==> flow/design.v <==
module surrounding(CLK,rst,EN,TRIG1,TRIG2,TRIG3,TRIG4,TRIG5,ECHO1,ECHO2,ECHO3,ECHO4,ECHO5,min,distance);
input CLK;                
input rst;                
input EN;                 
output reg [3:0] distance;
output reg TRIG1,TRIG2,TRIG3,TRIG4,TRIG5;          
input ECHO1,ECHO2,ECHO3,ECHO4,ECHO5;               
output reg [3:0] min;    
reg [24:0] count;
reg [24:0] count0,count1,count2,count3,count4,count5;
reg [24:0] countsg;
always @(posedge CLK)
begin
    if(rst)
    begin
        count<=0;
        TRIG1<=0;
        TRIG2<=0;
        TRIG3<=0;
        TRIG4<=0;
        TRIG5<=0;
    end
    else if(EN==1)
	 begin 
	     TRIG1<=0;
		  TRIG2<=0;
		  TRIG3<=0;
		  TRIG4<=0;
		  TRIG5<=0;
	 end
	 else if(EN==0)
	 begin
	     if(count==0|count==1)  
		  begin
		        TRIG1<=1;
		        TRIG2<=1;
		        TRIG3<=1;
		        TRIG4<=1;
		        TRIG5<=1;
				  count<=count+1;
		  end
		  else if(count==5000)         
		  begin 
		        TRIG1<=0;
		        TRIG2<=0;
		        TRIG3<=0;
		        TRIG4<=0;
		        TRIG5<=0;
		        count<=0;
		  end
		  else 
		  begin 
		        TRIG1<=0;
		        TRIG2<=0;
		        TRIG3<=0;
		        TRIG4<=0;
		        TRIG5<=0;
				  count<=count+1;
		  end
	  end
end
always @(posedge CLK)
if(rst)
begin
    count0<=0;
    count1<=0;
    count2<=0;
    count3<=0;
    count4<=0;
    count5<=0;
    min<=0;
    distance<=0;
end
else
begin
    if(count0==5000)
	 begin
	     count0<=0;
	     count1<=0;
		  count2<=0;
		  count3<=0;
		  count4<=0;
		  count5<=0;
		  min<=0;
    end	  
	 else
	 begin
		   count0<=count0+1;
	      if(ECHO1==1)
			begin 
				count1<=count1+1;
			end
			if(ECHO2==1)
			begin 
			count2<=count2+1;
			end
			if(ECHO3==1)
			begin 
			count3<=count3+1;
			end
			if(ECHO4==1)
			begin 
			count4<=count4+1;
			end
			if(ECHO5==1)
			begin 
				count5<=count5+1;
			end
	 end
	 if(ECHO1+ECHO2+ECHO3+ECHO4+ECHO5==4)
	 begin
	     if(count1>58&&count2>58&&count3>58&&count4>58&&count5>58)  
		  begin
		      min<=0;
				distance<=0;
        end
        else if(ECHO1==0)
        begin
            min<=1;
				distance<=count1*10/58;
        end
        else if(ECHO2==0)
        begin
            min<=2;
				distance<=count2*10/58;
        end
        else if(ECHO3==0)
        begin
            min<=3;
            distance<=count3*10/58;
		  end 
        else if(ECHO4==0)
        begin
            min<=4;
				distance<=count4*10/58;
        end
        else if(ECHO5==0)
        begin
            min<=5;
				distance<=count5*10/58;
        end			  
	 end
end
endmodule
module surrounding_driver(CLK,rst,CE20,EN,minsg,SG90);
input EN;                 
input [3:0] minsg;
output reg SG90;    
input CLK;                    
input rst;                    
input CE20;                   
reg [24:0] pwm;
reg [24:0] count;
always @(posedge CLK)
begin
	  if(rst) pwm<=0;
	  else if(CE20)
	  case(minsg)
		  0:begin pwm<=0; end
		  1:begin pwm<=40;  end
		  2:begin pwm<=60; end
		  3:begin pwm<=80; end
		  4:begin pwm<=100;end
		  5:begin pwm<=120; end
		  default: pwm<=0; 
	  endcase
end
always @(posedge CLK)
begin
     if(rst)
	  begin
	       count<=0;
	       SG90<=0;
	  end
     else if(count==1000)
	  begin
	       count<=0;
	  end
	  else if(count<pwm) 
	       begin 
			     SG90<=1;
				  count<=count+1;
			 end
	  else
	       begin
			     SG90<=0;
				  count<=count+1;
			 end
end
endmodule
module display_dis(clk,rst,distance,dig,seg);
input clk;
input rst;
input [3:0]distance;
output reg[3:0]dig;
output reg[6:0]seg;
reg[3:0]data1,data2;
reg[3:0]data;
reg q;
always@(posedge clk)
if(rst)
begin
data1<=0;data2<=0;
end
else
begin
data1<=distance%10;
data2<=distance/10;
end
always @(posedge clk)
if(rst)
begin
	q<=0;dig<=0;data<=0;
end
else
begin
	q<=q+1;
	case(q)
	1'd0 : begin dig<=4'b0001; data<=data1; end
	1'd1 : begin dig<=4'b0010; data<=data2; end
	endcase
end
always @(data)
begin 
	case(data)
   4'd0 : seg=7'b1111110;
   4'd1 : seg=7'b0110000;
   4'd2 : seg=7'b1101101;
   4'd3 : seg=7'b1111001;
   4'd4 : seg=7'b0110011;
   4'd5 : seg=7'b1011011;
   4'd6 : seg=7'b1011111;
   4'd7 : seg=7'b1110000;
   4'd8 : seg=7'b1111111;
   4'd9 : seg=7'b1111011;
   default : seg=7'b1111110;
   endcase
end
endmodule
module sur(
    input        CLK,
    input        rst,
    input        EN_sur,
    input        ECHO1,
    input        ECHO2,
    input        ECHO3,
    input        ECHO4,
    input        ECHO5,
    output       TRIG1,
    output       TRIG2,
    output       TRIG3,
    output       TRIG4,
    output       TRIG5,
    output       SG90,
    output [3:0] dig,
    output [6:0] seg,
    output [3:0] dis
);
wire [3:0] min;
wire [3:0] distance;
reg [24:0] count2;
reg        CLK2;
wire       CE20 = (count2 == 2000) && !CLK2;
always @(posedge CLK)
begin
    if (rst)
    begin
        count2 <= 0;
        CLK2   <= 0;
    end
    else if (count2 == 2000)
    begin
        count2 <= 0;
        CLK2   <= ~CLK2;
    end
    else
        count2 <= count2 + 1;
end
surrounding inst4(
    .CLK(CLK), .rst(rst), .EN(EN_sur),
    .TRIG1(TRIG1), .TRIG2(TRIG2), .TRIG3(TRIG3), .TRIG4(TRIG4), .TRIG5(TRIG5),
    .ECHO1(ECHO1), .ECHO2(ECHO2), .ECHO3(ECHO3), .ECHO4(ECHO4), .ECHO5(ECHO5),
    .min(min), .distance(distance)
);
surrounding_driver inst1(
    .CLK(CLK), .rst(rst), .CE20(CE20), .EN(EN_sur), .minsg(min), .SG90(SG90)
);
display_dis inst(
    .clk(CLK), .rst(rst), .distance(distance), .dig(dig), .seg(seg)
);
assign dis = distance;
endmodule
# ---- Reports on sur
# Tool output for the design above, in the order of the flow.
# Line numbers count from 1 in the design file above.
# Operators carry their Yosys type and port widths (W data, S select, Z words).
# Library cell names are shortened.
# Not given: n/a
dict set report setup {
  top_module {sur}
  clock_port {CLK}
  cell_library {sky130hd}
  pvt_corner {tt_025C_1v80}
}

# ---- Word level
# Yosys after proc, flatten, opt, wreduce and memory -nomap, before mapping. Print and check cells are not counted. Equal cells are merged and count once.
# Memory sizes are those after Yosys's memory passes, which may raise the word count (mostly to a power of two), join words into wider ones and drop unused or constant bits.
dict set report bits {
  word_cells 101
  rom_bits 112
  mem_count 1
  clocked_rd_ports_x_width 7
  inputBits 8
  out_inout_bits 21
  regBits 274
}
dict set report classes {
  add_sub_neg 14
  n_div 7
  muxes 22
  n_logic 3
  eq_ne 12
  reduce_logical 12
  cmp 6
  multipliers 5
}
# memory words width rd write_ports line
set mem_list {}
lappend mem_list {{(name not given)} 16 7 1 0 225} ;# case(data)
# operator count
set ops {}
lappend ops {{$div A32 B6 Y32 const B} 5}
lappend ops {{$mul A25 B3 Y28 const B} 5}
lappend ops {{$add A25 B1 Y25 const B} 9}
lappend ops {{$div A4 B4 Y32 const B} 1}
lappend ops {{$mod A4 B4 Y32 const B} 1}
lappend ops {{$gt A25 B6 Y1 const B} 5}
lappend ops {{$add A32 B1 Y32} 3}
lappend ops {{$mux W4} 15}
lappend ops {{$eq A25 B13 Y1 const B} 2}
lappend ops {{$mux W25} 2}
lappend ops {{$pmux W7 S5} 1}
lappend ops {{$eq A32 B3 Y1 const B} 1}
lappend ops {{$eq A25 B1 Y1 const B} 1}
lappend ops {{$eq A25 B10 Y1 const B} 1}
lappend ops {{$eq A25 B11 Y1 const B} 1}
lappend ops {{$lt A25 B25 Y1} 1}
lappend ops {{$logic_not A25 Y1} 1}
lappend ops {{$pmux W4 S2} 2}
lappend ops {{$reduce_or A2 Y1} 4}
lappend ops {{$eq A4 B2 Y1 const B} 2}
lappend ops {{$eq A4 B3 Y1 const B} 2}
lappend ops {{$ne A6 B5 Y1 const B} 1}
lappend ops {{$logic_and A1 B1 Y1} 5}
lappend ops {{$eq A4 B1 Y1 const B} 1}
lappend ops {{$add A1 B1 Y2} 1}
lappend ops {{$not A1 Y1} 2}
lappend ops {{$reduce_and A2 Y1} 1}
lappend ops {{$mux W1} 2}
# Not listed: further kinds 3, cells in them 3.

# ---- Depth
# Yosys ltp: most cells in a row. Word level: on the elaborated netlist, between registers, memories and ports. Mapped: between sequential cells and ports; inverters and the memories' decode and read muxes count.
dict set report depth {
  ltp_word 9
  abc_area 1
  ltp_mapped 138
  ltp_nobuf 138
}

# ---- After synthesis
# Source: synth_stat.txt of the flow (Yosys; design flattened, memories mapped). It holds for the ABC_AREA given above (unset counts as 0); a run with the other value may have another netlist.
# Totals and module areas in this step are rounded.
# cell_type count type_area_um2
set by_type {}
lappend by_type {dfxtp_1 256 5.12E+03}
lappend by_type {nand2_1 914 3430.79}
lappend by_type {ha_1 261 3.27E+03}
lappend by_type {inv_1 531 1.99E+03}
lappend by_type {nor2_1 387 1.45E+03}
lappend by_type {a21oi_1 278 1.39E+03}
lappend by_type {nand3_1 268 1.34E+03}
lappend by_type {xor2_1 82 718.189}
lappend by_type {nor3_1 143 715.686}
lappend by_type {o21ai_0 121 605.581}
lappend by_type {nand4_1 79 494.224}
lappend by_type {nand2_2 70 437.92}
lappend by_type {nor4_1 63 394.128}
lappend by_type {xnor2_1 39 341.578}
lappend by_type {nand3_2 29 290.278}
lappend by_type {inv_2 59 221.462}
lappend by_type {o21ai_1 37 185.178}
lappend by_type {nand3_4 10 175.168}
# Not listed: further types 51, cells in them 341.
dict set report mapped {
  area_um2 25200
  seqArea_um2 5120
  buf_cells 55
  ff_cells 256
  cell_count 3968
}

# ---- Path before layout
# Path of least setup slack by OpenSTA after synthesis, without wires, with an ideal clock, recovery checks aside; 20% of the period is set as input and as output delay. Where synthesis merged equal registers, the netlist keeps one of their names.
dict set report synth_timing {
  path_type {input to register}
  startpoint {input ECHO2}
  endpoint {register inst4.distance[0]}
  path_buffers 2
  slack_ps 10633
  setup_ps 112
  path_delay_ps 9367
  in_delay_ps 5000
  stages 105
  t_arrival_ps 14255
  t_first_pin_ps 5000
  period_ps 25000
  t_required_ps 24888
  period_less_setup_slack_ps 14367
}
# "path_delay_ps" is the arrival time less input delay plus setup time.
# "stages": output pins that drive a net of the path, with the launching flip-flop's if there is one; two outputs of one cell count as two.
# "period_less_setup_slack_ps" is the clock period less the worst setup slack; recovery checks do not enter. This is arithmetic on one report: input and output delays are still those of the set period (20% each).
# The rows between start and end are the longest chain of elaborated cells between them; the timing report does not say that the signal goes this way. Where chains are equally long, one stands for them.
# A line is the first line of the expression or statement that the cell stems from. Yosys adds cells for indexed reads and writes and turns some case tables into memories.
# A register here has more assigning lines than the two given.
dict set report synth_via {
  cell_sequence {clkbuf_1 -> inv_1 -> buf_6 -> nor2_1 -> nand3_1 -> nand3_1 -> a21oi_2 -> inv_2 -> nand3_1 -> nand2_2 -> nor2_2 -> o21ai_1 -> nand2_2 -> nor2_2 -> nand3_2 -> nand2_2 -> nand2_2 -> nand2_2 -> (+69 left out) -> nor2_1 -> nor2_1 -> o21ai_1 -> nand2_2 -> nor2_4 -> nand3_4 -> nand2_2 -> nand2_2 -> nand3_2 -> nand3_2 -> nand2_2 -> nand2_1 -> nand2_1 -> nand2_1 -> nand2_1 -> nand2_1 -> nand2_1 -> nand2_1}
  elab_chain_cells 6
  cone_cells 10
  lines_between 4
  cone_classes {add/sub: 4; eq/ne: 2; mux: 3; reduce/logical: 1}
}
# item line
set synth_rtl {}
lappend synth_rtl {{from (decl)} 245} ;# input        ECHO2,
lappend synth_rtl {{$add A1 B1 Y2} 110} ;# if(ECHO1+ECHO2+ECHO3+ECHO4+ECHO5==4)
lappend synth_rtl {{$add A32 B1 Y32 (3 in a row)} 110}
lappend synth_rtl {{$eq A32 B3 Y1} 110}
lappend synth_rtl {{$reduce_and A2 Y1} n/a}
lappend synth_rtl {{to (assign)} 120} ;# distance<=count1*10/58;
lappend synth_rtl {{to (assign)} 125} ;# distance<=count2*10/58;
lappend synth_rtl {{to (decl)} 5} ;# output reg [3:0] distance;

# ---- Path in the finished layout
# From the final timing report of run A: the path of least setup slack in the routed layout; clock arrival at registers is part of the times.
# The report prints the path's times to 10 ps; the period is as set.
dict set report layout_timing {
  path_type {input to register}
  startpoint {input ECHO3}
  endpoint {register inst4.distance[0]}
  t_required_ps 21500
  slack_ps 5110
  period_ps 21000
  stages 105
  path_buffers 2
  t_arrival_ps 16380
  in_delay_ps 4200
  setup_ps 40
  t_first_pin_ps 4200
}
# The rows between start and end are the longest chain of elaborated cells between them; the timing report does not say that the signal goes this way. Where chains are equally long, one stands for them.
# A register here has more assigning lines than the two given.
dict set report layout_via {
  cell_sequence {clkdlybuf4s50_1 -> buf_4 -> clkinv_1 -> nand3_1 -> nand2_1 -> clkinv_1 -> nand2_1 -> nand2_1 -> nand2_1 -> nand2_2 -> clkinv_1 -> nand2_1 -> nor2_2 -> o21ai_2 -> inv_2 -> o21ai_1 -> nand2_2 -> nor2_2 -> (+69 left out) -> inv_2 -> nand3_2 -> nand2_1 -> nand2_1 -> nand3_2 -> nand3_4 -> nand2_2 -> nand2_2 -> nand3_2 -> nand3_2 -> nand2_2 -> nand2_1 -> nand2_1 -> nor2_1 -> nand2_1 -> nand2_1 -> nand2_1 -> nand2_1}
  elab_chain_cells 5
  cone_cells 10
  lines_between 5
  cone_classes {add/sub: 3; eq/ne: 2; mux: 4; reduce/logical: 1}
}
# item line
set layout_rtl {}
lappend layout_rtl {{from (decl)} 246} ;# input        ECHO3,
lappend layout_rtl {{$add A32 B1 Y32 (3 in a row)} 110} ;# if(ECHO1+ECHO2+ECHO3+ECHO4+ECHO5==4)
lappend layout_rtl {{$eq A32 B3 Y1} 110}
lappend layout_rtl {{$reduce_and A2 Y1} n/a}
lappend layout_rtl {{to (assign)} 120} ;# distance<=count1*10/58;
lappend layout_rtl {{to (assign)} 125} ;# distance<=count2*10/58;
lappend layout_rtl {{to (decl)} 5} ;# output reg [3:0] distance;

# Top module sur; platform sky130hd; tools Yosys and OpenROAD; 4 stored runs in no particular order. Input and output delays are each 20% of the period that was set; the output load is 0.01 pF.
# "achieved_period_ps": clock period set for the run, less the worst setup slack. It is reckoned from that one timing run; input and output delays stay at 20% of the period that was set.
# By "worst_path_ps" is meant the share of the clock period that the worst setup path is allowed (20% is reserved at inputs, 20% at outputs), minus its slack. Clock arrival times at its registers enter into it.
# "worst_path_ps" is given in steps of 10 ps.
# Measured values are rounded.
run="run A" settings ABC_AREA=1 CAP_MARGIN=10 CTS_CLUSTER_DIAMETER=118 CTS_CLUSTER_SIZE=90 MAX_ROUTING_LAYER="met4" SLEW_MARGIN=40 period_ns=21.0 CORE_MARGIN=2 CORE_UTILIZATION=40
run="run A" results worst_path_ps=11690 worstPathKind="input to register" tns_setup_ps=0 setup_ws_ps=5110 achieved_period_ps=15885 fin_hold_ws_ps=454 layout_stdcell_area_um2=26800 synthArea_um2=25200 die_um2=65000
run="run B" settings CORE_UTILIZATION=40 period_ns=12.4 CAP_MARGIN=20 CORE_MARGIN=2 SLEW_MARGIN=20
run="run B" results worst_path_ps=12970 worstPathKind="input to register" tns_setup_ps=-10700 setup_ws_ps=-3050 achieved_period_ps=15449 fin_hold_ws_ps=469 layout_stdcell_area_um2=36800 synthArea_um2=26400 die_um2=68200
run="run C" settings CAP_MARGIN=10 CTS_CLUSTER_DIAMETER=118 CTS_CLUSTER_SIZE=93 MAX_ROUTING_LAYER="met4" SLEW_MARGIN=40 period_ns=25.0 CORE_MARGIN=2 CORE_UTILIZATION=40
run="run C" results worst_path_ps=16430 worstPathKind="input to register" tns_setup_ps=0 setup_ws_ps=3570 achieved_period_ps=21432 fin_hold_ws_ps=466 layout_stdcell_area_um2=27700 synthArea_um2=26400 die_um2=68200
run="run D" settings ABC_AREA=1 CAP_MARGIN=10 CTS_CLUSTER_DIAMETER=118 CTS_CLUSTER_SIZE=13 GPL_TIMING_DRIVEN=0 MAX_ROUTING_LAYER="met4" SLEW_MARGIN=40 TNS_END_PERCENT=10 period_ns=21.0 CORE_MARGIN=2 CORE_UTILIZATION=40
run="run D" results worst_path_ps=11510 worstPathKind="input to register" tns_setup_ps=0 setup_ws_ps=5290 achieved_period_ps=15712 fin_hold_ws_ps=449 layout_stdcell_area_um2=27200 synthArea_um2=25200 die_um2=65000
